==> flow/design.v <==
module ProcessingElement(
  input         clock,
  input         reset,
  input  [7:0]  io_price,
  output [10:0] io_agentIdx,
  output        io_rewardIn_ready,
  input         io_rewardIn_valid,
  input  [7:0]  io_rewardIn_bits_reward,
  input  [10:0] io_rewardIn_bits_idx,
  input         io_rewardIn_bits_last,
  input         io_PEResultOut_ready,
  output        io_PEResultOut_valid,
  output [7:0]  io_PEResultOut_bits_benefit,
  output [7:0]  io_PEResultOut_bits_oldPrice,
  output [10:0] io_PEResultOut_bits_id,
  output        io_PEResultOut_bits_last
);
  reg [7:0] s1_last;  
  reg [7:0] s1_reward;  
  reg [7:0] s1_idx;  
  reg  s1_valid;  
  reg [7:0] s2_price;  
  reg [7:0] s2_idx;  
  reg  s2_last;  
  reg  s2_valid;  
  reg [7:0] s2_reward;  
  reg [7:0] s3_benefit;  
  reg [7:0] s3_oldPrice;  
  reg  s3_valid;  
  reg [7:0] s3_last;  
  reg [7:0] s3_idx;  
  wire  stall = ~io_PEResultOut_ready;  
  wire  fire = io_rewardIn_ready & io_rewardIn_valid;  
  wire [10:0] _GEN_2 = fire ? io_rewardIn_bits_idx : {{3'd0}, s1_idx};  
  wire [8:0] _diff_T = {1'b0,$signed(s2_reward)};  
  wire [8:0] _diff_T_1 = {1'b0,$signed(s2_price)};  
  wire [8:0] diff = $signed(_diff_T) - $signed(_diff_T_1);  
  wire [10:0] _GEN_9 = ~stall ? _GEN_2 : {{3'd0}, s1_idx};  
  wire [7:0] _GEN_14 = ~stall ? s1_last : {{7'd0}, s2_last};  
  assign io_agentIdx = stall ? {3'd0, s1_idx} : io_rewardIn_bits_idx;
  assign io_rewardIn_ready = ~stall;  
  assign io_PEResultOut_valid = s3_valid;  
  assign io_PEResultOut_bits_benefit = s3_benefit;  
  assign io_PEResultOut_bits_oldPrice = s3_oldPrice;  
  assign io_PEResultOut_bits_id = {{3'd0}, s3_idx};  
  assign io_PEResultOut_bits_last = s3_last[0];  
  always @(posedge clock) begin
    if (reset) begin  
      s1_last <= 8'h0;  
    end else if (~stall) begin  
      if (fire) begin  
        s1_last <= {{7'd0}, io_rewardIn_bits_last};  
      end
    end
    if (reset) begin  
      s1_reward <= 8'h0;  
    end else if (~stall) begin  
      if (fire) begin  
        s1_reward <= io_rewardIn_bits_reward;  
      end
    end
    if (reset) begin  
      s1_idx <= 8'h0;  
    end else begin
      s1_idx <= _GEN_9[7:0];
    end
    if (reset) begin  
      s1_valid <= 1'h0;  
    end else if (~stall) begin  
      s1_valid <= fire;  
    end
    if (reset) begin  
      s2_price <= 8'h0;  
    end else if (~stall) begin  
      s2_price <= io_price;  
    end
    if (reset) begin  
      s2_idx <= 8'h0;  
    end else if (~stall) begin  
      s2_idx <= s1_idx;  
    end
    if (reset) begin  
      s2_last <= 1'h0;  
    end else begin
      s2_last <= _GEN_14[0];
    end
    if (reset) begin  
      s2_valid <= 1'h0;  
    end else if (~stall) begin  
      s2_valid <= s1_valid;  
    end
    if (reset) begin  
      s2_reward <= 8'h0;  
    end else if (~stall) begin  
      s2_reward <= s1_reward;  
    end
    if (reset) begin  
      s3_benefit <= 8'h0;  
    end else if (~stall) begin  
      if (diff[8]) begin  
        s3_benefit <= 8'h0;
      end else begin
        s3_benefit <= diff[7:0];
      end
    end
    if (reset) begin  
      s3_oldPrice <= 8'h0;  
    end else if (~stall) begin  
      s3_oldPrice <= s2_price;  
    end
    if (reset) begin  
      s3_valid <= 1'h0;  
    end else if (~stall) begin  
      s3_valid <= s2_valid;  
    end
    if (reset) begin  
      s3_last <= 8'h0;  
    end else if (~stall) begin  
      s3_last <= {{7'd0}, s2_last};  
    end
    if (reset) begin  
      s3_idx <= 8'h0;  
    end else if (~stall) begin  
      s3_idx <= s2_idx;  
    end
  end
endmodule
module SearchTask(
  input         clock,
  input         reset,
  output        io_benefitIn_0_ready,
  input         io_benefitIn_0_valid,
  input  [7:0]  io_benefitIn_0_bits_benefit,
  input  [7:0]  io_benefitIn_0_bits_oldPrice,
  input  [10:0] io_benefitIn_0_bits_id,
  input         io_benefitIn_0_bits_last,
  output        io_benefitIn_1_ready,
  input         io_benefitIn_1_valid,
  input  [7:0]  io_benefitIn_1_bits_benefit,
  input  [7:0]  io_benefitIn_1_bits_oldPrice,
  input  [10:0] io_benefitIn_1_bits_id,
  output        io_benefitIn_2_ready,
  input         io_benefitIn_2_valid,
  input  [7:0]  io_benefitIn_2_bits_benefit,
  input  [7:0]  io_benefitIn_2_bits_oldPrice,
  input  [10:0] io_benefitIn_2_bits_id,
  output        io_benefitIn_3_ready,
  input         io_benefitIn_3_valid,
  input  [7:0]  io_benefitIn_3_bits_benefit,
  input  [7:0]  io_benefitIn_3_bits_oldPrice,
  input  [10:0] io_benefitIn_3_bits_id,
  output        io_benefitIn_4_ready,
  input         io_benefitIn_4_valid,
  input  [7:0]  io_benefitIn_4_bits_benefit,
  input  [7:0]  io_benefitIn_4_bits_oldPrice,
  input  [10:0] io_benefitIn_4_bits_id,
  output        io_benefitIn_5_ready,
  input         io_benefitIn_5_valid,
  input  [7:0]  io_benefitIn_5_bits_benefit,
  input  [7:0]  io_benefitIn_5_bits_oldPrice,
  input  [10:0] io_benefitIn_5_bits_id,
  output        io_benefitIn_6_ready,
  input         io_benefitIn_6_valid,
  input  [7:0]  io_benefitIn_6_bits_benefit,
  input  [7:0]  io_benefitIn_6_bits_oldPrice,
  input  [10:0] io_benefitIn_6_bits_id,
  output        io_benefitIn_7_ready,
  input         io_benefitIn_7_valid,
  input  [7:0]  io_benefitIn_7_bits_benefit,
  input  [7:0]  io_benefitIn_7_bits_oldPrice,
  input  [10:0] io_benefitIn_7_bits_id,
  input         io_resultOut_ready,
  output        io_resultOut_valid,
  output [10:0] io_resultOut_bits_winner,
  output [7:0]  io_resultOut_bits_bid
);
  reg  s_valid_0;  
  reg  s_valid_1;  
  reg  s_valid_2;  
  reg  s_valid_3;  
  reg  s_last_0;  
  reg  s_last_1;  
  reg  s_last_2;  
  reg  s_last_3;  
  reg [7:0] compRegs_0_0_benefit;  
  reg [10:0] compRegs_0_0_id;  
  reg [7:0] compRegs_0_0_runningBid;  
  reg [7:0] compRegs_0_0_oldPrice;  
  reg [7:0] compRegs_0_1_benefit;  
  reg [10:0] compRegs_0_1_id;  
  reg [7:0] compRegs_0_1_runningBid;  
  reg [7:0] compRegs_0_1_oldPrice;  
  reg [7:0] compRegs_0_2_benefit;  
  reg [10:0] compRegs_0_2_id;  
  reg [7:0] compRegs_0_2_runningBid;  
  reg [7:0] compRegs_0_2_oldPrice;  
  reg [7:0] compRegs_0_3_benefit;  
  reg [10:0] compRegs_0_3_id;  
  reg [7:0] compRegs_0_3_runningBid;  
  reg [7:0] compRegs_0_3_oldPrice;  
  reg [7:0] compRegs_0_4_benefit;  
  reg [10:0] compRegs_0_4_id;  
  reg [7:0] compRegs_0_4_runningBid;  
  reg [7:0] compRegs_0_4_oldPrice;  
  reg [7:0] compRegs_0_5_benefit;  
  reg [10:0] compRegs_0_5_id;  
  reg [7:0] compRegs_0_5_runningBid;  
  reg [7:0] compRegs_0_5_oldPrice;  
  reg [7:0] compRegs_0_6_benefit;  
  reg [10:0] compRegs_0_6_id;  
  reg [7:0] compRegs_0_6_runningBid;  
  reg [7:0] compRegs_0_6_oldPrice;  
  reg [7:0] compRegs_0_7_benefit;  
  reg [10:0] compRegs_0_7_id;  
  reg [7:0] compRegs_0_7_runningBid;  
  reg [7:0] compRegs_0_7_oldPrice;  
  reg [7:0] compRegs_1_0_benefit;  
  reg [10:0] compRegs_1_0_id;  
  reg [7:0] compRegs_1_0_runningBid;  
  reg [7:0] compRegs_1_0_oldPrice;  
  reg [7:0] compRegs_1_1_benefit;  
  reg [10:0] compRegs_1_1_id;  
  reg [7:0] compRegs_1_1_runningBid;  
  reg [7:0] compRegs_1_1_oldPrice;  
  reg [7:0] compRegs_1_2_benefit;  
  reg [10:0] compRegs_1_2_id;  
  reg [7:0] compRegs_1_2_runningBid;  
  reg [7:0] compRegs_1_2_oldPrice;  
  reg [7:0] compRegs_1_3_benefit;  
  reg [10:0] compRegs_1_3_id;  
  reg [7:0] compRegs_1_3_runningBid;  
  reg [7:0] compRegs_1_3_oldPrice;  
  reg [7:0] compRegs_2_0_benefit;  
  reg [10:0] compRegs_2_0_id;  
  reg [7:0] compRegs_2_0_runningBid;  
  reg [7:0] compRegs_2_0_oldPrice;  
  reg [7:0] compRegs_2_1_benefit;  
  reg [10:0] compRegs_2_1_id;  
  reg [7:0] compRegs_2_1_runningBid;  
  reg [7:0] compRegs_2_1_oldPrice;  
  reg [7:0] compRegs_3_0_benefit;  
  reg [10:0] compRegs_3_0_id;  
  reg [7:0] compRegs_3_0_runningBid;  
  reg [7:0] compRegs_3_0_oldPrice;  
  reg [7:0] slast_runningWinner_benefit;  
  reg [10:0] slast_runningWinner_id;  
  reg [7:0] slast_runningWinner_runningBid;  
  reg [7:0] slast_runningWinner_oldPrice;  
  reg  slast_valid;  
  reg  slast_last;  
  wire  stall = ~io_resultOut_ready & slast_valid;  
  wire  _fire_T = io_benefitIn_0_ready & io_benefitIn_0_valid;  
  wire  _fire_T_1 = io_benefitIn_1_ready & io_benefitIn_1_valid;  
  wire  _fire_T_2 = io_benefitIn_2_ready & io_benefitIn_2_valid;  
  wire  _fire_T_3 = io_benefitIn_3_ready & io_benefitIn_3_valid;  
  wire  _fire_T_4 = io_benefitIn_4_ready & io_benefitIn_4_valid;  
  wire  _fire_T_5 = io_benefitIn_5_ready & io_benefitIn_5_valid;  
  wire  _fire_T_6 = io_benefitIn_6_ready & io_benefitIn_6_valid;  
  wire  _fire_T_7 = io_benefitIn_7_ready & io_benefitIn_7_valid;  
  wire  fire = _fire_T | _fire_T_1 | _fire_T_2 | _fire_T_3 | _fire_T_4 | _fire_T_5 | _fire_T_6 | _fire_T_7;  
  wire [7:0] hypoBid = compRegs_0_0_benefit - compRegs_0_1_benefit;  
  wire [7:0] hypoBid_1 = compRegs_0_1_benefit - compRegs_0_0_benefit;  
  wire [7:0] hypoBid_2 = compRegs_0_2_benefit - compRegs_0_3_benefit;  
  wire [7:0] hypoBid_3 = compRegs_0_3_benefit - compRegs_0_2_benefit;  
  wire [7:0] hypoBid_4 = compRegs_0_4_benefit - compRegs_0_5_benefit;  
  wire [7:0] hypoBid_5 = compRegs_0_5_benefit - compRegs_0_4_benefit;  
  wire [7:0] hypoBid_6 = compRegs_0_6_benefit - compRegs_0_7_benefit;  
  wire [7:0] hypoBid_7 = compRegs_0_7_benefit - compRegs_0_6_benefit;  
  wire [7:0] hypoBid_8 = compRegs_1_0_benefit - compRegs_1_1_benefit;  
  wire [7:0] hypoBid_9 = compRegs_1_1_benefit - compRegs_1_0_benefit;  
  wire [7:0] hypoBid_10 = compRegs_1_2_benefit - compRegs_1_3_benefit;  
  wire [7:0] hypoBid_11 = compRegs_1_3_benefit - compRegs_1_2_benefit;  
  wire [7:0] hypoBid_12 = compRegs_2_0_benefit - compRegs_2_1_benefit;  
  wire [7:0] hypoBid_13 = compRegs_2_1_benefit - compRegs_2_0_benefit;  
  wire [7:0] hypoBid_14 = compRegs_3_0_benefit - slast_runningWinner_benefit;  
  wire [7:0] _slast_runningWinner_runningBid_T_1 = hypoBid_14 < compRegs_3_0_runningBid ? hypoBid_14 :
    compRegs_3_0_runningBid;  
  wire [7:0] hypoBid_15 = slast_runningWinner_benefit - compRegs_3_0_benefit;  
  wire [7:0] _slast_runningWinner_runningBid_T_3 = hypoBid_15 < slast_runningWinner_runningBid ? hypoBid_15 :
    slast_runningWinner_runningBid;  
  wire [7:0] _io_resultOut_bits_bid_T_1 = slast_runningWinner_oldPrice + 8'h1;  
  wire [7:0] _io_resultOut_bits_bid_T_3 = slast_runningWinner_runningBid + slast_runningWinner_oldPrice;  
  wire [7:0] _GEN_152 = slast_runningWinner_benefit == 8'h0 ? 8'h0 : _io_resultOut_bits_bid_T_3;  
  assign io_benefitIn_0_ready = ~stall;  
  assign io_benefitIn_1_ready = ~stall;  
  assign io_benefitIn_2_ready = ~stall;  
  assign io_benefitIn_3_ready = ~stall;  
  assign io_benefitIn_4_ready = ~stall;  
  assign io_benefitIn_5_ready = ~stall;  
  assign io_benefitIn_6_ready = ~stall;  
  assign io_benefitIn_7_ready = ~stall;  
  assign io_resultOut_valid = slast_valid & slast_last;  
  assign io_resultOut_bits_winner = slast_runningWinner_id;  
  assign io_resultOut_bits_bid = slast_runningWinner_runningBid == 8'h0 & slast_runningWinner_benefit > 8'h0 ?
    _io_resultOut_bits_bid_T_1 : _GEN_152;  
  always @(posedge clock) begin
    if (reset) begin  
      s_valid_0 <= 1'h0;  
    end else if (~stall) begin  
      s_valid_0 <= fire;  
    end
    if (reset) begin  
      s_valid_1 <= 1'h0;  
    end else if (~stall) begin  
      s_valid_1 <= s_valid_0;  
    end
    if (reset) begin  
      s_valid_2 <= 1'h0;  
    end else if (~stall) begin  
      s_valid_2 <= s_valid_1;  
    end
    if (reset) begin  
      s_valid_3 <= 1'h0;  
    end else if (~stall) begin  
      s_valid_3 <= s_valid_2;  
    end
    if (reset) begin  
      s_last_0 <= 1'h0;  
    end else if (~stall) begin  
      if (fire) begin  
        s_last_0 <= io_benefitIn_0_bits_last;  
      end
    end
    if (reset) begin  
      s_last_1 <= 1'h0;  
    end else if (~stall) begin  
      s_last_1 <= s_last_0;  
    end
    if (reset) begin  
      s_last_2 <= 1'h0;  
    end else if (~stall) begin  
      s_last_2 <= s_last_1;  
    end
    if (reset) begin  
      s_last_3 <= 1'h0;  
    end else if (~stall) begin  
      s_last_3 <= s_last_2;  
    end
    if (reset) begin  
      compRegs_0_0_benefit <= 8'h0;  
    end else if (~stall) begin  
      if (fire) begin  
        if (_fire_T) begin  
          compRegs_0_0_benefit <= io_benefitIn_0_bits_benefit;  
        end else begin
          compRegs_0_0_benefit <= 8'h0;  
        end
      end
    end
    if (reset) begin  
      compRegs_0_0_id <= 11'h0;  
    end else if (~stall) begin  
      if (fire) begin  
        compRegs_0_0_id <= io_benefitIn_0_bits_id;  
      end
    end
    if (reset) begin  
      compRegs_0_0_runningBid <= 8'h0;  
    end else if (~stall) begin  
      if (fire) begin  
        compRegs_0_0_runningBid <= 8'hff;  
      end
    end
    if (reset) begin  
      compRegs_0_0_oldPrice <= 8'h0;  
    end else if (~stall) begin  
      if (fire) begin  
        compRegs_0_0_oldPrice <= io_benefitIn_0_bits_oldPrice;  
      end
    end
    if (reset) begin  
      compRegs_0_1_benefit <= 8'h0;  
    end else if (~stall) begin  
      if (fire) begin  
        if (_fire_T_1) begin  
          compRegs_0_1_benefit <= io_benefitIn_1_bits_benefit;  
        end else begin
          compRegs_0_1_benefit <= 8'h0;  
        end
      end
    end
    if (reset) begin  
      compRegs_0_1_id <= 11'h0;  
    end else if (~stall) begin  
      if (fire) begin  
        compRegs_0_1_id <= io_benefitIn_1_bits_id;  
      end
    end
    if (reset) begin  
      compRegs_0_1_runningBid <= 8'h0;  
    end else if (~stall) begin  
      if (fire) begin  
        compRegs_0_1_runningBid <= 8'hff;  
      end
    end
    if (reset) begin  
      compRegs_0_1_oldPrice <= 8'h0;  
    end else if (~stall) begin  
      if (fire) begin  
        compRegs_0_1_oldPrice <= io_benefitIn_1_bits_oldPrice;  
      end
    end
    if (reset) begin  
      compRegs_0_2_benefit <= 8'h0;  
    end else if (~stall) begin  
      if (fire) begin  
        if (_fire_T_2) begin  
          compRegs_0_2_benefit <= io_benefitIn_2_bits_benefit;  
        end else begin
          compRegs_0_2_benefit <= 8'h0;  
        end
      end
    end
    if (reset) begin  
      compRegs_0_2_id <= 11'h0;  
    end else if (~stall) begin  
      if (fire) begin  
        compRegs_0_2_id <= io_benefitIn_2_bits_id;  
      end
    end
    if (reset) begin  
      compRegs_0_2_runningBid <= 8'h0;  
    end else if (~stall) begin  
      if (fire) begin  
        compRegs_0_2_runningBid <= 8'hff;  
      end
    end
    if (reset) begin  
      compRegs_0_2_oldPrice <= 8'h0;  
    end else if (~stall) begin  
      if (fire) begin  
        compRegs_0_2_oldPrice <= io_benefitIn_2_bits_oldPrice;  
      end
    end
    if (reset) begin  
      compRegs_0_3_benefit <= 8'h0;  
    end else if (~stall) begin  
      if (fire) begin  
        if (_fire_T_3) begin  
          compRegs_0_3_benefit <= io_benefitIn_3_bits_benefit;  
        end else begin
          compRegs_0_3_benefit <= 8'h0;  
        end
      end
    end
    if (reset) begin  
      compRegs_0_3_id <= 11'h0;  
    end else if (~stall) begin  
      if (fire) begin  
        compRegs_0_3_id <= io_benefitIn_3_bits_id;  
      end
    end
    if (reset) begin  
      compRegs_0_3_runningBid <= 8'h0;  
    end else if (~stall) begin  
      if (fire) begin  
        compRegs_0_3_runningBid <= 8'hff;  
      end
    end
    if (reset) begin  
      compRegs_0_3_oldPrice <= 8'h0;  
    end else if (~stall) begin  
      if (fire) begin  
        compRegs_0_3_oldPrice <= io_benefitIn_3_bits_oldPrice;  
      end
    end
    if (reset) begin  
      compRegs_0_4_benefit <= 8'h0;  
    end else if (~stall) begin  
      if (fire) begin  
        if (_fire_T_4) begin  
          compRegs_0_4_benefit <= io_benefitIn_4_bits_benefit;  
        end else begin
          compRegs_0_4_benefit <= 8'h0;  
        end
      end
    end
    if (reset) begin  
      compRegs_0_4_id <= 11'h0;  
    end else if (~stall) begin  
      if (fire) begin  
        compRegs_0_4_id <= io_benefitIn_4_bits_id;  
      end
    end
    if (reset) begin  
      compRegs_0_4_runningBid <= 8'h0;  
    end else if (~stall) begin  
      if (fire) begin  
        compRegs_0_4_runningBid <= 8'hff;  
      end
    end
    if (reset) begin  
      compRegs_0_4_oldPrice <= 8'h0;  
    end else if (~stall) begin  
      if (fire) begin  
        compRegs_0_4_oldPrice <= io_benefitIn_4_bits_oldPrice;  
      end
    end
    if (reset) begin  
      compRegs_0_5_benefit <= 8'h0;  
    end else if (~stall) begin  
      if (fire) begin  
        if (_fire_T_5) begin  
          compRegs_0_5_benefit <= io_benefitIn_5_bits_benefit;  
        end else begin
          compRegs_0_5_benefit <= 8'h0;  
        end
      end
    end
    if (reset) begin  
      compRegs_0_5_id <= 11'h0;  
    end else if (~stall) begin  
      if (fire) begin  
        compRegs_0_5_id <= io_benefitIn_5_bits_id;  
      end
    end
    if (reset) begin  
      compRegs_0_5_runningBid <= 8'h0;  
    end else if (~stall) begin  
      if (fire) begin  
        compRegs_0_5_runningBid <= 8'hff;  
      end
    end
    if (reset) begin  
      compRegs_0_5_oldPrice <= 8'h0;  
    end else if (~stall) begin  
      if (fire) begin  
        compRegs_0_5_oldPrice <= io_benefitIn_5_bits_oldPrice;  
      end
    end
    if (reset) begin  
      compRegs_0_6_benefit <= 8'h0;  
    end else if (~stall) begin  
      if (fire) begin  
        if (_fire_T_6) begin  
          compRegs_0_6_benefit <= io_benefitIn_6_bits_benefit;  
        end else begin
          compRegs_0_6_benefit <= 8'h0;  
        end
      end
    end
    if (reset) begin  
      compRegs_0_6_id <= 11'h0;  
    end else if (~stall) begin  
      if (fire) begin  
        compRegs_0_6_id <= io_benefitIn_6_bits_id;  
      end
    end
    if (reset) begin  
      compRegs_0_6_runningBid <= 8'h0;  
    end else if (~stall) begin  
      if (fire) begin  
        compRegs_0_6_runningBid <= 8'hff;  
      end
    end
    if (reset) begin  
      compRegs_0_6_oldPrice <= 8'h0;  
    end else if (~stall) begin  
      if (fire) begin  
        compRegs_0_6_oldPrice <= io_benefitIn_6_bits_oldPrice;  
      end
    end
    if (reset) begin  
      compRegs_0_7_benefit <= 8'h0;  
    end else if (~stall) begin  
      if (fire) begin  
        if (_fire_T_7) begin  
          compRegs_0_7_benefit <= io_benefitIn_7_bits_benefit;  
        end else begin
          compRegs_0_7_benefit <= 8'h0;  
        end
      end
    end
    if (reset) begin  
      compRegs_0_7_id <= 11'h0;  
    end else if (~stall) begin  
      if (fire) begin  
        compRegs_0_7_id <= io_benefitIn_7_bits_id;  
      end
    end
    if (reset) begin  
      compRegs_0_7_runningBid <= 8'h0;  
    end else if (~stall) begin  
      if (fire) begin  
        compRegs_0_7_runningBid <= 8'hff;  
      end
    end
    if (reset) begin  
      compRegs_0_7_oldPrice <= 8'h0;  
    end else if (~stall) begin  
      if (fire) begin  
        compRegs_0_7_oldPrice <= io_benefitIn_7_bits_oldPrice;  
      end
    end
    if (reset) begin  
      compRegs_1_0_benefit <= 8'h0;  
    end else if (~stall) begin  
      if (compRegs_0_0_benefit >= compRegs_0_1_benefit) begin  
        compRegs_1_0_benefit <= compRegs_0_0_benefit;  
      end else begin
        compRegs_1_0_benefit <= compRegs_0_1_benefit;  
      end
    end
    if (reset) begin  
      compRegs_1_0_id <= 11'h0;  
    end else if (~stall) begin  
      if (compRegs_0_0_benefit >= compRegs_0_1_benefit) begin  
        compRegs_1_0_id <= compRegs_0_0_id;  
      end else begin
        compRegs_1_0_id <= compRegs_0_1_id;  
      end
    end
    if (reset) begin  
      compRegs_1_0_runningBid <= 8'h0;  
    end else if (~stall) begin  
      if (compRegs_0_0_benefit >= compRegs_0_1_benefit) begin  
        if (hypoBid < compRegs_0_0_runningBid) begin  
          compRegs_1_0_runningBid <= hypoBid;
        end else begin
          compRegs_1_0_runningBid <= compRegs_0_0_runningBid;
        end
      end else if (hypoBid_1 < compRegs_0_1_runningBid) begin  
        compRegs_1_0_runningBid <= hypoBid_1;
      end else begin
        compRegs_1_0_runningBid <= compRegs_0_1_runningBid;
      end
    end
    if (reset) begin  
      compRegs_1_0_oldPrice <= 8'h0;  
    end else if (~stall) begin  
      if (compRegs_0_0_benefit >= compRegs_0_1_benefit) begin  
        compRegs_1_0_oldPrice <= compRegs_0_0_oldPrice;  
      end else begin
        compRegs_1_0_oldPrice <= compRegs_0_1_oldPrice;  
      end
    end
    if (reset) begin  
      compRegs_1_1_benefit <= 8'h0;  
    end else if (~stall) begin  
      if (compRegs_0_2_benefit >= compRegs_0_3_benefit) begin  
        compRegs_1_1_benefit <= compRegs_0_2_benefit;  
      end else begin
        compRegs_1_1_benefit <= compRegs_0_3_benefit;  
      end
    end
    if (reset) begin  
      compRegs_1_1_id <= 11'h0;  
    end else if (~stall) begin  
      if (compRegs_0_2_benefit >= compRegs_0_3_benefit) begin  
        compRegs_1_1_id <= compRegs_0_2_id;  
      end else begin
        compRegs_1_1_id <= compRegs_0_3_id;  
      end
    end
    if (reset) begin  
      compRegs_1_1_runningBid <= 8'h0;  
    end else if (~stall) begin  
      if (compRegs_0_2_benefit >= compRegs_0_3_benefit) begin  
        if (hypoBid_2 < compRegs_0_2_runningBid) begin  
          compRegs_1_1_runningBid <= hypoBid_2;
        end else begin
          compRegs_1_1_runningBid <= compRegs_0_2_runningBid;
        end
      end else if (hypoBid_3 < compRegs_0_3_runningBid) begin  
        compRegs_1_1_runningBid <= hypoBid_3;
      end else begin
        compRegs_1_1_runningBid <= compRegs_0_3_runningBid;
      end
    end
    if (reset) begin  
      compRegs_1_1_oldPrice <= 8'h0;  
    end else if (~stall) begin  
      if (compRegs_0_2_benefit >= compRegs_0_3_benefit) begin  
        compRegs_1_1_oldPrice <= compRegs_0_2_oldPrice;  
      end else begin
        compRegs_1_1_oldPrice <= compRegs_0_3_oldPrice;  
      end
    end
    if (reset) begin  
      compRegs_1_2_benefit <= 8'h0;  
    end else if (~stall) begin  
      if (compRegs_0_4_benefit >= compRegs_0_5_benefit) begin  
        compRegs_1_2_benefit <= compRegs_0_4_benefit;  
      end else begin
        compRegs_1_2_benefit <= compRegs_0_5_benefit;  
      end
    end
    if (reset) begin  
      compRegs_1_2_id <= 11'h0;  
    end else if (~stall) begin  
      if (compRegs_0_4_benefit >= compRegs_0_5_benefit) begin  
        compRegs_1_2_id <= compRegs_0_4_id;  
      end else begin
        compRegs_1_2_id <= compRegs_0_5_id;  
      end
    end
    if (reset) begin  
      compRegs_1_2_runningBid <= 8'h0;  
    end else if (~stall) begin  
      if (compRegs_0_4_benefit >= compRegs_0_5_benefit) begin  
        if (hypoBid_4 < compRegs_0_4_runningBid) begin  
          compRegs_1_2_runningBid <= hypoBid_4;
        end else begin
          compRegs_1_2_runningBid <= compRegs_0_4_runningBid;
        end
      end else if (hypoBid_5 < compRegs_0_5_runningBid) begin  
        compRegs_1_2_runningBid <= hypoBid_5;
      end else begin
        compRegs_1_2_runningBid <= compRegs_0_5_runningBid;
      end
    end
    if (reset) begin  
      compRegs_1_2_oldPrice <= 8'h0;  
    end else if (~stall) begin  
      if (compRegs_0_4_benefit >= compRegs_0_5_benefit) begin  
        compRegs_1_2_oldPrice <= compRegs_0_4_oldPrice;  
      end else begin
        compRegs_1_2_oldPrice <= compRegs_0_5_oldPrice;  
      end
    end
    if (reset) begin  
      compRegs_1_3_benefit <= 8'h0;  
    end else if (~stall) begin  
      if (compRegs_0_6_benefit >= compRegs_0_7_benefit) begin  
        compRegs_1_3_benefit <= compRegs_0_6_benefit;  
      end else begin
        compRegs_1_3_benefit <= compRegs_0_7_benefit;  
      end
    end
    if (reset) begin  
      compRegs_1_3_id <= 11'h0;  
    end else if (~stall) begin  
      if (compRegs_0_6_benefit >= compRegs_0_7_benefit) begin  
        compRegs_1_3_id <= compRegs_0_6_id;  
      end else begin
        compRegs_1_3_id <= compRegs_0_7_id;  
      end
    end
    if (reset) begin  
      compRegs_1_3_runningBid <= 8'h0;  
    end else if (~stall) begin  
      if (compRegs_0_6_benefit >= compRegs_0_7_benefit) begin  
        if (hypoBid_6 < compRegs_0_6_runningBid) begin  
          compRegs_1_3_runningBid <= hypoBid_6;
        end else begin
          compRegs_1_3_runningBid <= compRegs_0_6_runningBid;
        end
      end else if (hypoBid_7 < compRegs_0_7_runningBid) begin  
        compRegs_1_3_runningBid <= hypoBid_7;
      end else begin
        compRegs_1_3_runningBid <= compRegs_0_7_runningBid;
      end
    end
    if (reset) begin  
      compRegs_1_3_oldPrice <= 8'h0;  
    end else if (~stall) begin  
      if (compRegs_0_6_benefit >= compRegs_0_7_benefit) begin  
        compRegs_1_3_oldPrice <= compRegs_0_6_oldPrice;  
      end else begin
        compRegs_1_3_oldPrice <= compRegs_0_7_oldPrice;  
      end
    end
    if (reset) begin  
      compRegs_2_0_benefit <= 8'h0;  
    end else if (~stall) begin  
      if (compRegs_1_0_benefit >= compRegs_1_1_benefit) begin  
        compRegs_2_0_benefit <= compRegs_1_0_benefit;  
      end else begin
        compRegs_2_0_benefit <= compRegs_1_1_benefit;  
      end
    end
    if (reset) begin  
      compRegs_2_0_id <= 11'h0;  
    end else if (~stall) begin  
      if (compRegs_1_0_benefit >= compRegs_1_1_benefit) begin  
        compRegs_2_0_id <= compRegs_1_0_id;  
      end else begin
        compRegs_2_0_id <= compRegs_1_1_id;  
      end
    end
    if (reset) begin  
      compRegs_2_0_runningBid <= 8'h0;  
    end else if (~stall) begin  
      if (compRegs_1_0_benefit >= compRegs_1_1_benefit) begin  
        if (hypoBid_8 < compRegs_1_0_runningBid) begin  
          compRegs_2_0_runningBid <= hypoBid_8;
        end else begin
          compRegs_2_0_runningBid <= compRegs_1_0_runningBid;
        end
      end else if (hypoBid_9 < compRegs_1_1_runningBid) begin  
        compRegs_2_0_runningBid <= hypoBid_9;
      end else begin
        compRegs_2_0_runningBid <= compRegs_1_1_runningBid;
      end
    end
    if (reset) begin  
      compRegs_2_0_oldPrice <= 8'h0;  
    end else if (~stall) begin  
      if (compRegs_1_0_benefit >= compRegs_1_1_benefit) begin  
        compRegs_2_0_oldPrice <= compRegs_1_0_oldPrice;  
      end else begin
        compRegs_2_0_oldPrice <= compRegs_1_1_oldPrice;  
      end
    end
    if (reset) begin  
      compRegs_2_1_benefit <= 8'h0;  
    end else if (~stall) begin  
      if (compRegs_1_2_benefit >= compRegs_1_3_benefit) begin  
        compRegs_2_1_benefit <= compRegs_1_2_benefit;  
      end else begin
        compRegs_2_1_benefit <= compRegs_1_3_benefit;  
      end
    end
    if (reset) begin  
      compRegs_2_1_id <= 11'h0;  
    end else if (~stall) begin  
      if (compRegs_1_2_benefit >= compRegs_1_3_benefit) begin  
        compRegs_2_1_id <= compRegs_1_2_id;  
      end else begin
        compRegs_2_1_id <= compRegs_1_3_id;  
      end
    end
    if (reset) begin  
      compRegs_2_1_runningBid <= 8'h0;  
    end else if (~stall) begin  
      if (compRegs_1_2_benefit >= compRegs_1_3_benefit) begin  
        if (hypoBid_10 < compRegs_1_2_runningBid) begin  
          compRegs_2_1_runningBid <= hypoBid_10;
        end else begin
          compRegs_2_1_runningBid <= compRegs_1_2_runningBid;
        end
      end else if (hypoBid_11 < compRegs_1_3_runningBid) begin  
        compRegs_2_1_runningBid <= hypoBid_11;
      end else begin
        compRegs_2_1_runningBid <= compRegs_1_3_runningBid;
      end
    end
    if (reset) begin  
      compRegs_2_1_oldPrice <= 8'h0;  
    end else if (~stall) begin  
      if (compRegs_1_2_benefit >= compRegs_1_3_benefit) begin  
        compRegs_2_1_oldPrice <= compRegs_1_2_oldPrice;  
      end else begin
        compRegs_2_1_oldPrice <= compRegs_1_3_oldPrice;  
      end
    end
    if (reset) begin  
      compRegs_3_0_benefit <= 8'h0;  
    end else if (~stall) begin  
      if (compRegs_2_0_benefit >= compRegs_2_1_benefit) begin  
        compRegs_3_0_benefit <= compRegs_2_0_benefit;  
      end else begin
        compRegs_3_0_benefit <= compRegs_2_1_benefit;  
      end
    end
    if (reset) begin  
      compRegs_3_0_id <= 11'h0;  
    end else if (~stall) begin  
      if (compRegs_2_0_benefit >= compRegs_2_1_benefit) begin  
        compRegs_3_0_id <= compRegs_2_0_id;  
      end else begin
        compRegs_3_0_id <= compRegs_2_1_id;  
      end
    end
    if (reset) begin  
      compRegs_3_0_runningBid <= 8'h0;  
    end else if (~stall) begin  
      if (compRegs_2_0_benefit >= compRegs_2_1_benefit) begin  
        if (hypoBid_12 < compRegs_2_0_runningBid) begin  
          compRegs_3_0_runningBid <= hypoBid_12;
        end else begin
          compRegs_3_0_runningBid <= compRegs_2_0_runningBid;
        end
      end else if (hypoBid_13 < compRegs_2_1_runningBid) begin  
        compRegs_3_0_runningBid <= hypoBid_13;
      end else begin
        compRegs_3_0_runningBid <= compRegs_2_1_runningBid;
      end
    end
    if (reset) begin  
      compRegs_3_0_oldPrice <= 8'h0;  
    end else if (~stall) begin  
      if (compRegs_2_0_benefit >= compRegs_2_1_benefit) begin  
        compRegs_3_0_oldPrice <= compRegs_2_0_oldPrice;  
      end else begin
        compRegs_3_0_oldPrice <= compRegs_2_1_oldPrice;  
      end
    end
    if (reset) begin  
      slast_runningWinner_benefit <= 8'h0;  
    end else if (~stall) begin  
      if (slast_last | ~slast_valid) begin  
        slast_runningWinner_benefit <= compRegs_3_0_benefit;  
      end else if (compRegs_3_0_benefit > slast_runningWinner_benefit) begin  
        slast_runningWinner_benefit <= compRegs_3_0_benefit;  
      end
    end
    if (reset) begin  
      slast_runningWinner_id <= 11'h0;  
    end else if (~stall) begin  
      if (slast_last | ~slast_valid) begin  
        slast_runningWinner_id <= compRegs_3_0_id;  
      end else if (compRegs_3_0_benefit > slast_runningWinner_benefit) begin  
        slast_runningWinner_id <= compRegs_3_0_id;  
      end
    end
    if (reset) begin  
      slast_runningWinner_runningBid <= 8'h0;  
    end else if (~stall) begin  
      if (slast_last | ~slast_valid) begin  
        slast_runningWinner_runningBid <= compRegs_3_0_runningBid;  
      end else if (compRegs_3_0_benefit > slast_runningWinner_benefit) begin  
        slast_runningWinner_runningBid <= _slast_runningWinner_runningBid_T_1;  
      end else begin
        slast_runningWinner_runningBid <= _slast_runningWinner_runningBid_T_3;  
      end
    end
    if (reset) begin  
      slast_runningWinner_oldPrice <= 8'h0;  
    end else if (~stall) begin  
      if (slast_last | ~slast_valid) begin  
        slast_runningWinner_oldPrice <= compRegs_3_0_oldPrice;  
      end else if (compRegs_3_0_benefit > slast_runningWinner_benefit) begin  
        slast_runningWinner_oldPrice <= compRegs_3_0_oldPrice;  
      end
    end
    if (reset) begin  
      slast_valid <= 1'h0;  
    end else if (~stall) begin  
      slast_valid <= s_valid_3;  
    end
    if (reset) begin  
      slast_last <= 1'h0;  
    end else if (~stall) begin  
      slast_last <= s_last_3;  
    end
  end
endmodule
module AuctionSearch(
  input         clock,
  input         reset,
  output        io_rewardIn_0_ready,
  input         io_rewardIn_0_valid,
  input  [7:0]  io_rewardIn_0_reward,
  input  [10:0] io_rewardIn_0_idx,
  input         io_rewardIn_0_last,
  output [10:0] io_agentIdx_0,
  input  [7:0]  io_price_0,
  output        io_rewardIn_1_ready,
  input         io_rewardIn_1_valid,
  input  [7:0]  io_rewardIn_1_reward,
  input  [10:0] io_rewardIn_1_idx,
  output [10:0] io_agentIdx_1,
  input  [7:0]  io_price_1,
  output        io_rewardIn_2_ready,
  input         io_rewardIn_2_valid,
  input  [7:0]  io_rewardIn_2_reward,
  input  [10:0] io_rewardIn_2_idx,
  output [10:0] io_agentIdx_2,
  input  [7:0]  io_price_2,
  output        io_rewardIn_3_ready,
  input         io_rewardIn_3_valid,
  input  [7:0]  io_rewardIn_3_reward,
  input  [10:0] io_rewardIn_3_idx,
  output [10:0] io_agentIdx_3,
  input  [7:0]  io_price_3,
  output        io_rewardIn_4_ready,
  input         io_rewardIn_4_valid,
  input  [7:0]  io_rewardIn_4_reward,
  input  [10:0] io_rewardIn_4_idx,
  output [10:0] io_agentIdx_4,
  input  [7:0]  io_price_4,
  output        io_rewardIn_5_ready,
  input         io_rewardIn_5_valid,
  input  [7:0]  io_rewardIn_5_reward,
  input  [10:0] io_rewardIn_5_idx,
  output [10:0] io_agentIdx_5,
  input  [7:0]  io_price_5,
  output        io_rewardIn_6_ready,
  input         io_rewardIn_6_valid,
  input  [7:0]  io_rewardIn_6_reward,
  input  [10:0] io_rewardIn_6_idx,
  output [10:0] io_agentIdx_6,
  input  [7:0]  io_price_6,
  output        io_rewardIn_7_ready,
  input         io_rewardIn_7_valid,
  input  [7:0]  io_rewardIn_7_reward,
  input  [10:0] io_rewardIn_7_idx,
  output [10:0] io_agentIdx_7,
  input  [7:0]  io_price_7,
  input         io_resultOut_ready,
  output        io_resultOut_valid,
  output [10:0] io_resultOut_winner,
  output [7:0]  io_resultOut_bid
);
  wire        pe0_valid;
  wire [7:0]  pe0_benefit;
  wire [7:0]  pe0_oldPrice;
  wire [10:0] pe0_id;
  wire        pe0_last;
  wire        pe0_ready;
  wire        pe1_valid;
  wire [7:0]  pe1_benefit;
  wire [7:0]  pe1_oldPrice;
  wire [10:0] pe1_id;
  wire        pe1_last;
  wire        pe1_ready;
  wire        pe2_valid;
  wire [7:0]  pe2_benefit;
  wire [7:0]  pe2_oldPrice;
  wire [10:0] pe2_id;
  wire        pe2_last;
  wire        pe2_ready;
  wire        pe3_valid;
  wire [7:0]  pe3_benefit;
  wire [7:0]  pe3_oldPrice;
  wire [10:0] pe3_id;
  wire        pe3_last;
  wire        pe3_ready;
  wire        pe4_valid;
  wire [7:0]  pe4_benefit;
  wire [7:0]  pe4_oldPrice;
  wire [10:0] pe4_id;
  wire        pe4_last;
  wire        pe4_ready;
  wire        pe5_valid;
  wire [7:0]  pe5_benefit;
  wire [7:0]  pe5_oldPrice;
  wire [10:0] pe5_id;
  wire        pe5_last;
  wire        pe5_ready;
  wire        pe6_valid;
  wire [7:0]  pe6_benefit;
  wire [7:0]  pe6_oldPrice;
  wire [10:0] pe6_id;
  wire        pe6_last;
  wire        pe6_ready;
  wire        pe7_valid;
  wire [7:0]  pe7_benefit;
  wire [7:0]  pe7_oldPrice;
  wire [10:0] pe7_id;
  wire        pe7_last;
  wire        pe7_ready;
  ProcessingElement pes_0 (
    .clock(clock),
    .reset(reset),
    .io_price(io_price_0),
    .io_agentIdx(io_agentIdx_0),
    .io_rewardIn_ready(io_rewardIn_0_ready),
    .io_rewardIn_valid(io_rewardIn_0_valid),
    .io_rewardIn_bits_reward(io_rewardIn_0_reward),
    .io_rewardIn_bits_idx(io_rewardIn_0_idx),
    .io_rewardIn_bits_last(io_rewardIn_0_last),
    .io_PEResultOut_ready(pe0_ready),
    .io_PEResultOut_valid(pe0_valid),
    .io_PEResultOut_bits_benefit(pe0_benefit),
    .io_PEResultOut_bits_oldPrice(pe0_oldPrice),
    .io_PEResultOut_bits_id(pe0_id),
    .io_PEResultOut_bits_last(pe0_last)
  );
  ProcessingElement pes_1 (
    .clock(clock),
    .reset(reset),
    .io_price(io_price_1),
    .io_agentIdx(io_agentIdx_1),
    .io_rewardIn_ready(io_rewardIn_1_ready),
    .io_rewardIn_valid(io_rewardIn_1_valid),
    .io_rewardIn_bits_reward(io_rewardIn_1_reward),
    .io_rewardIn_bits_idx(io_rewardIn_1_idx),
    .io_rewardIn_bits_last(1'b0),
    .io_PEResultOut_ready(pe1_ready),
    .io_PEResultOut_valid(pe1_valid),
    .io_PEResultOut_bits_benefit(pe1_benefit),
    .io_PEResultOut_bits_oldPrice(pe1_oldPrice),
    .io_PEResultOut_bits_id(pe1_id),
    .io_PEResultOut_bits_last(pe1_last)
  );
  ProcessingElement pes_2 (
    .clock(clock),
    .reset(reset),
    .io_price(io_price_2),
    .io_agentIdx(io_agentIdx_2),
    .io_rewardIn_ready(io_rewardIn_2_ready),
    .io_rewardIn_valid(io_rewardIn_2_valid),
    .io_rewardIn_bits_reward(io_rewardIn_2_reward),
    .io_rewardIn_bits_idx(io_rewardIn_2_idx),
    .io_rewardIn_bits_last(1'b0),
    .io_PEResultOut_ready(pe2_ready),
    .io_PEResultOut_valid(pe2_valid),
    .io_PEResultOut_bits_benefit(pe2_benefit),
    .io_PEResultOut_bits_oldPrice(pe2_oldPrice),
    .io_PEResultOut_bits_id(pe2_id),
    .io_PEResultOut_bits_last(pe2_last)
  );
  ProcessingElement pes_3 (
    .clock(clock),
    .reset(reset),
    .io_price(io_price_3),
    .io_agentIdx(io_agentIdx_3),
    .io_rewardIn_ready(io_rewardIn_3_ready),
    .io_rewardIn_valid(io_rewardIn_3_valid),
    .io_rewardIn_bits_reward(io_rewardIn_3_reward),
    .io_rewardIn_bits_idx(io_rewardIn_3_idx),
    .io_rewardIn_bits_last(1'b0),
    .io_PEResultOut_ready(pe3_ready),
    .io_PEResultOut_valid(pe3_valid),
    .io_PEResultOut_bits_benefit(pe3_benefit),
    .io_PEResultOut_bits_oldPrice(pe3_oldPrice),
    .io_PEResultOut_bits_id(pe3_id),
    .io_PEResultOut_bits_last(pe3_last)
  );
  ProcessingElement pes_4 (
    .clock(clock),
    .reset(reset),
    .io_price(io_price_4),
    .io_agentIdx(io_agentIdx_4),
    .io_rewardIn_ready(io_rewardIn_4_ready),
    .io_rewardIn_valid(io_rewardIn_4_valid),
    .io_rewardIn_bits_reward(io_rewardIn_4_reward),
    .io_rewardIn_bits_idx(io_rewardIn_4_idx),
    .io_rewardIn_bits_last(1'b0),
    .io_PEResultOut_ready(pe4_ready),
    .io_PEResultOut_valid(pe4_valid),
    .io_PEResultOut_bits_benefit(pe4_benefit),
    .io_PEResultOut_bits_oldPrice(pe4_oldPrice),
    .io_PEResultOut_bits_id(pe4_id),
    .io_PEResultOut_bits_last(pe4_last)
  );
  ProcessingElement pes_5 (
    .clock(clock),
    .reset(reset),
    .io_price(io_price_5),
    .io_agentIdx(io_agentIdx_5),
    .io_rewardIn_ready(io_rewardIn_5_ready),
    .io_rewardIn_valid(io_rewardIn_5_valid),
    .io_rewardIn_bits_reward(io_rewardIn_5_reward),
    .io_rewardIn_bits_idx(io_rewardIn_5_idx),
    .io_rewardIn_bits_last(1'b0),
    .io_PEResultOut_ready(pe5_ready),
    .io_PEResultOut_valid(pe5_valid),
    .io_PEResultOut_bits_benefit(pe5_benefit),
    .io_PEResultOut_bits_oldPrice(pe5_oldPrice),
    .io_PEResultOut_bits_id(pe5_id),
    .io_PEResultOut_bits_last(pe5_last)
  );
  ProcessingElement pes_6 (
    .clock(clock),
    .reset(reset),
    .io_price(io_price_6),
    .io_agentIdx(io_agentIdx_6),
    .io_rewardIn_ready(io_rewardIn_6_ready),
    .io_rewardIn_valid(io_rewardIn_6_valid),
    .io_rewardIn_bits_reward(io_rewardIn_6_reward),
    .io_rewardIn_bits_idx(io_rewardIn_6_idx),
    .io_rewardIn_bits_last(1'b0),
    .io_PEResultOut_ready(pe6_ready),
    .io_PEResultOut_valid(pe6_valid),
    .io_PEResultOut_bits_benefit(pe6_benefit),
    .io_PEResultOut_bits_oldPrice(pe6_oldPrice),
    .io_PEResultOut_bits_id(pe6_id),
    .io_PEResultOut_bits_last(pe6_last)
  );
  ProcessingElement pes_7 (
    .clock(clock),
    .reset(reset),
    .io_price(io_price_7),
    .io_agentIdx(io_agentIdx_7),
    .io_rewardIn_ready(io_rewardIn_7_ready),
    .io_rewardIn_valid(io_rewardIn_7_valid),
    .io_rewardIn_bits_reward(io_rewardIn_7_reward),
    .io_rewardIn_bits_idx(io_rewardIn_7_idx),
    .io_rewardIn_bits_last(1'b0),
    .io_PEResultOut_ready(pe7_ready),
    .io_PEResultOut_valid(pe7_valid),
    .io_PEResultOut_bits_benefit(pe7_benefit),
    .io_PEResultOut_bits_oldPrice(pe7_oldPrice),
    .io_PEResultOut_bits_id(pe7_id),
    .io_PEResultOut_bits_last(pe7_last)
  );
  SearchTask search (
    .clock(clock),
    .reset(reset),
    .io_benefitIn_0_ready(pe0_ready),
    .io_benefitIn_0_valid(pe0_valid),
    .io_benefitIn_0_bits_benefit(pe0_benefit),
    .io_benefitIn_0_bits_oldPrice(pe0_oldPrice),
    .io_benefitIn_0_bits_id(pe0_id),
    .io_benefitIn_0_bits_last(pe0_last),
    .io_benefitIn_1_ready(pe1_ready),
    .io_benefitIn_1_valid(pe1_valid),
    .io_benefitIn_1_bits_benefit(pe1_benefit),
    .io_benefitIn_1_bits_oldPrice(pe1_oldPrice),
    .io_benefitIn_1_bits_id(pe1_id),
    .io_benefitIn_2_ready(pe2_ready),
    .io_benefitIn_2_valid(pe2_valid),
    .io_benefitIn_2_bits_benefit(pe2_benefit),
    .io_benefitIn_2_bits_oldPrice(pe2_oldPrice),
    .io_benefitIn_2_bits_id(pe2_id),
    .io_benefitIn_3_ready(pe3_ready),
    .io_benefitIn_3_valid(pe3_valid),
    .io_benefitIn_3_bits_benefit(pe3_benefit),
    .io_benefitIn_3_bits_oldPrice(pe3_oldPrice),
    .io_benefitIn_3_bits_id(pe3_id),
    .io_benefitIn_4_ready(pe4_ready),
    .io_benefitIn_4_valid(pe4_valid),
    .io_benefitIn_4_bits_benefit(pe4_benefit),
    .io_benefitIn_4_bits_oldPrice(pe4_oldPrice),
    .io_benefitIn_4_bits_id(pe4_id),
    .io_benefitIn_5_ready(pe5_ready),
    .io_benefitIn_5_valid(pe5_valid),
    .io_benefitIn_5_bits_benefit(pe5_benefit),
    .io_benefitIn_5_bits_oldPrice(pe5_oldPrice),
    .io_benefitIn_5_bits_id(pe5_id),
    .io_benefitIn_6_ready(pe6_ready),
    .io_benefitIn_6_valid(pe6_valid),
    .io_benefitIn_6_bits_benefit(pe6_benefit),
    .io_benefitIn_6_bits_oldPrice(pe6_oldPrice),
    .io_benefitIn_6_bits_id(pe6_id),
    .io_benefitIn_7_ready(pe7_ready),
    .io_benefitIn_7_valid(pe7_valid),
    .io_benefitIn_7_bits_benefit(pe7_benefit),
    .io_benefitIn_7_bits_oldPrice(pe7_oldPrice),
    .io_benefitIn_7_bits_id(pe7_id),
    .io_resultOut_ready(io_resultOut_ready),
    .io_resultOut_valid(io_resultOut_valid),
    .io_resultOut_bits_winner(io_resultOut_winner),
    .io_resultOut_bits_bid(io_resultOut_bid)
  );
endmodule
# From RTL to reports: AuctionSearch

What the tools print for AuctionSearch, step after step.
Lines are those of the file above, counted from 1.
Library cell names are shortened.
Not given: -

Top: AuctionSearch
Clock port: clock
Library: sky130hd
Corner: tt_025C_1v80

# Elaborated design

Yosys after proc, flatten, opt, wreduce and memory -nomap, before mapping. Memory bits, and registers merged into a memory's read port (data or address), are not among the register bits. Print and check cells are not counted. Equal cells are merged and count once.

Bits of input ports: 228
Elaborated cells: 332
Output and inout bits: 116
Register bits after elaboration: 1,022

Multiplexer cells: 78
Bitwise logic cells: 30
Order comparisons: 25
$add $sub $neg: 26
Reductions and logical operators: 15

Operators by type and width:

| operator                                    | count |
| 2-to-1 mux 8 bit                            | 65 |
| 2-to-1 mux 11 bit                           | 13 |
| subtractor 8 bit                            | 16 |
| < comparator 8 bit                          | 16 |
| subtractor 8 x 8 -> 9 bit                   | 8 |
| greater-or-equal comparator 8 bit           | 7 |
| AND reduction 2 bit                         | 11 |
| AND 1 bit                                   | 19 |
| zero test 8 bit                             | 2 |
| bitwise OR 1 bit                            | 8 |
| adder 8 x 1 -> 8 bit with constant B        | 1 |
| > comparator 8 x 1 -> 1 bit with constant B | 1 |
| adder 8 bit                                 | 1 |
| > comparator 8 bit                          | 1 |
| NOT 1 bit                                   | 3 |
| nonzero test 3 bit                          | 1 |
| nonzero test 2 bit                          | 1 |

# Logic depth

Longest topological path by Yosys (ltp), each cell counted once; first at word level (registers and memories cut), then after technology mapping (sequential cells cut; the memories' decode and read muxes count).

Depth in word-level cells: 12
ABC_AREA: 0
Depth in mapped cells: 17

# After synthesis

Source: synth_stat.txt of the flow (Yosys; design flattened, memories mapped). It holds for the ABC_AREA given above (unset counts as 0); a run with the other value may have another netlist.
The area totals of this step are shown rounded.

Flip-flop cells: 998
Mapped cells: 6,125
Synthesis area: 48,310 um^2
Sequential area: 19,980 um^2
Buffers: 407

Cell types:

| cell type | count |
| dfxtp_1   | 998 |
| nand2_1   | 1,579 |
| a21oi_1   | 865 |
| ha_1      | 304 |
| mux2i_1   | 163 |
| nor2_1    | 415 |
| a211oi_1  | 204 |
| clkbuf_1  | 340 |
| inv_1     | 295 |
| xnor2_1   | 89 |
| a22oi_1   | 90 |
| fa_1      | 25 |
| o21ai_0   | 87 |
| a21o_1    | 55 |
| xor2_1    | 42 |
| nand3_1   | 69 |
| nor2b_1   | 54 |
| a221oi_1  | 33 |

Other cell types: 61; their cells: 418.
The figures by module come from a second, unflattened synthesis with its own total; it is not the netlist above.

Cells (unflattened synthesis): 5,985
Area (unflattened synthesis): 52,850 um^2

Rows give one instance, submodules left out.

Modules:

| module            | cells | times used | area (um^2) | sequential area (um^2) |
| SearchTask        | 3,440 | 1          | 28,610      | 10,150 |
| ProcessingElement | 318   | 8          | 3,029       | 1,401 |
| AuctionSearch     | 1     | 1          | 3.8         | 0.0 |

# Timing after synthesis

Path of least setup slack by OpenSTA after synthesis, without wires, with an ideal clock, recovery checks aside; 20% of the period is set as input and as output delay. Where synthesis merged equal registers, the netlist keeps one of their names.

Path type: register to register
From: register (name not given)
To: register search.compRegs_1_2_runningBid[0]
Arrival: 3.681 ns
Driving pins on the path: 10
Delay of the path: 3.798 ns
Clock period: 4.0 ns
Slack: 0.202 ns
Buffers on the path: 1
Synthesis period reached: 3.798 ns

"delay of the path" is the arrival time less input delay plus setup time.
"driving pins on the path" counts driving pins, that of a launching flip-flop among them; a cell with two outputs on the path counts twice.
"synthesis period reached" = period - worst setup slack (recovery checks aside). The figure is calculated, with input and output delays left at 20% of the set period.
The rows between start and end are the longest chain of elaborated cells between them; the timing report does not say that the signal goes this way. Where chains are equally long, one stands for them.
Each line given opens the expression or statement behind the cell; cells for indexed reads and writes are added by Yosys, which also makes memories of some case tables.
At most two assigning lines are given for a register; there are more.

Cell sequence: dfxtp_1 > buf_2 > clkinv_1 > ha_1 > a2111oi_0 > nand2_1 > o22ai_1 > mux2i_1 > mux2i_1 > a22o_1
Cells in the longest elaborated chain: 3
Elaborated cells between the ends (all ways): 5
RTL lines with such cells: 3

Ends and longest elaborated chain, post-synthesis:

| element            | line | text |
| < comparator 8 bit | 706  | `end else if (hypoBid_5 < compRegs_0_5_runningBid) begin` |
| 2-to-1 mux 8 bit   | 706  |  |
| 2-to-1 mux 8 bit   | 700  | `if (compRegs_0_4_benefit >= compRegs_0_5_benefit) begin` |
| to (assign)        | 702  | `compRegs_1_2_runningBid <= hypoBid_4;` |
| to (assign)        | 704  | `compRegs_1_2_runningBid <= compRegs_0_4_runningBid;` |
| to (decl)          | 227  | `reg [7:0] compRegs_1_2_runningBid;` |

# Timing after layout

From the final timing report of run 1: the path of least setup slack in the routed layout; clock arrival at registers is part of the times.

Path type: register to output
From: register search.slast_runningWinner_oldPrice[0]
To: output io_resultOut_bid[7]
Clock period: 4.33 ns
Driving pins on the path: 10
Arrival: 3.17 ns
Buffers on the path: 1
Slack: 0.29 ns

The rows between start and end are the longest chain of elaborated cells between them; the timing report does not say that the signal goes this way. Where chains are equally long, one stands for them.
At most two assigning lines are given for a register; there are more.

Cell sequence: dfxtp_1 > ha_1 > a21o_1 > a211oi_1 > nor2_1 > o41ai_2 > mux2i_1 > xnor2_1 > nor2_1 > clkdlybuf4s50_1
Cells in the longest elaborated chain: 3
Elaborated cells between the ends (all ways): 4
RTL lines with such cells: 4

Ends and longest elaborated chain, after layout:

| element          | line | text |
| from (decl)      | 248  | `reg [7:0] slast_runningWinner_oldPrice;` |
| from (assign)    | 922  | `slast_runningWinner_oldPrice <= compRegs_3_0_oldPrice;` |
| from (assign)    | 924  | `slast_runningWinner_oldPrice <= compRegs_3_0_oldPrice;` |
| adder 8 bit      | 282  | `wire [7:0] _io_resultOut_bits_bid_T_3 = slast_runningWinner_runningBid + slast_runningWinner_oldPrice;` |
| 2-to-1 mux 8 bit | 283  | `wire [7:0] _GEN_152 = slast_runningWinner_benefit == 8'h0 ? 8'h0 : _io_resultOut_bits_bid_T_3;` |
| 2-to-1 mux 8 bit | 294  | `assign io_resultOut_bits_bid = slast_runningWinner_runningBid == 8'h0 & slast_runningWinner_benefit > 8'h0 ?` |
| to (decl)        | 994  | `output [7:0]  io_resultOut_bid` |

==> runs of AuctionSearch <==
Design AuctionSearch on sky130hd. What follows are 2 stored runs of the flow, each under its own settings; their order means nothing. The constraints put input and output delay at 20% of the set period each and load the outputs with 0.01 pF.
"clock period achieved" is the run's clock period less its worst setup slack. It is reckoned from that one timing run; input and output delays stay at 20% of the period that was set.
"critical path time" means the part of the period allowed to the worst setup path (the constraints hold back 20% at inputs and 20% at outputs) less its slack; where the path has registers, the arrival times of their clocks count too.
"total design power" rests on the timing tool's default activity at the inputs, not on a simulated workload.
Measured values are rounded.

## Run 1

==> flow/run.sh <==
#!/bin/bash
# the make line also repeats the synthesis and layout settings of config.mk as NAME=value (left out here)
make -C /OpenROAD-flow-scripts/flow DESIGN_CONFIG=/design/flow/config.mk WORK_HOME=/design/flow/orfs CLKGATE_MAP_FILE= finish
==> flow/config.mk <==
export PLATFORM = sky130hd
export DESIGN_NAME = AuctionSearch
export DESIGN_NICKNAME = AuctionSearch
export VERILOG_FILES = /design/flow/design.v
export SDC_FILE = /design/flow/constraint.sdc
export NUM_CORES = 4
export LEC_CHECK = 0
export ABC_AREA = 0
export CAP_MARGIN = 20
export CORE_MARGIN = 2
export CORE_UTILIZATION = 50
export CTS_CLUSTER_DIAMETER = 335
export GPL_ROUTABILITY_DRIVEN = 1
export MIN_ROUTING_LAYER = met2
export SLEW_MARGIN = 20
==> flow/constraint.sdc <==
create_clock -name core_clock -period 4.33 [get_ports {clock}]
set_input_delay 0.8660 -clock core_clock [delete_from_list [all_inputs] [get_ports {clock}]]
set_output_delay 0.8660 -clock core_clock [all_outputs]
set_load 0.01 [all_outputs]

| result of run 1 | value |
|---|---|
| standard-cell area of the final layout | 56,280 um^2 |
| mapped cell area after synthesis | 48,310 um^2 |
| die outline area | 99,120 um^2 |
| smallest setup slack | 0.293 ns |
| utilization | 0.584 |
| critical path time | 3.17 ns |
| critical path type | register to output |
| total design power | 22,080 µW |
| total negative setup slack | 0.000 ns |
| clock period achieved | 4.037 ns |

## Run 2

==> flow/run.sh <==
#!/bin/bash
# the make line also repeats the synthesis and layout settings of config.mk as NAME=value (left out here)
make -C /OpenROAD-flow-scripts/flow DESIGN_CONFIG=/design/flow/config.mk WORK_HOME=/design/flow/orfs CLKGATE_MAP_FILE= finish
==> flow/config.mk <==
export PLATFORM = sky130hd
export DESIGN_NAME = AuctionSearch
export DESIGN_NICKNAME = AuctionSearch
export VERILOG_FILES = /design/flow/design.v
export SDC_FILE = /design/flow/constraint.sdc
export NUM_CORES = 4
export LEC_CHECK = 0
export CAP_MARGIN = 25
export CORE_MARGIN = 4
export CORE_UTILIZATION = 31
export GPL_ROUTABILITY_DRIVEN = 0
export HOLD_SLACK_MARGIN = 0.11
export MAX_ROUTING_LAYER = met4
export MIN_ROUTING_LAYER = met1
export SLEW_MARGIN = 20
export TNS_END_PERCENT = 25
==> flow/constraint.sdc <==
create_clock -name core_clock -period 3.53 [get_ports {clock}]
set_input_delay 0.7060 -clock core_clock [delete_from_list [all_inputs] [get_ports {clock}]]
set_output_delay 0.7060 -clock core_clock [all_outputs]
set_load 0.01 [all_outputs]

| result of run 2 | value |
|---|---|
| utilization | 0.381 |
| clock period achieved | 3.458 ns |
| smallest setup slack | 0.072 ns |
| critical path time | 2.75 ns |
| critical path type | register to output |
| die outline area | 162,200 um^2 |
| standard-cell area of the final layout | 58,840 um^2 |
| total negative setup slack | 0.000 ns |
| total design power | 27,180 µW |
| mapped cell area after synthesis | 48,310 um^2 |
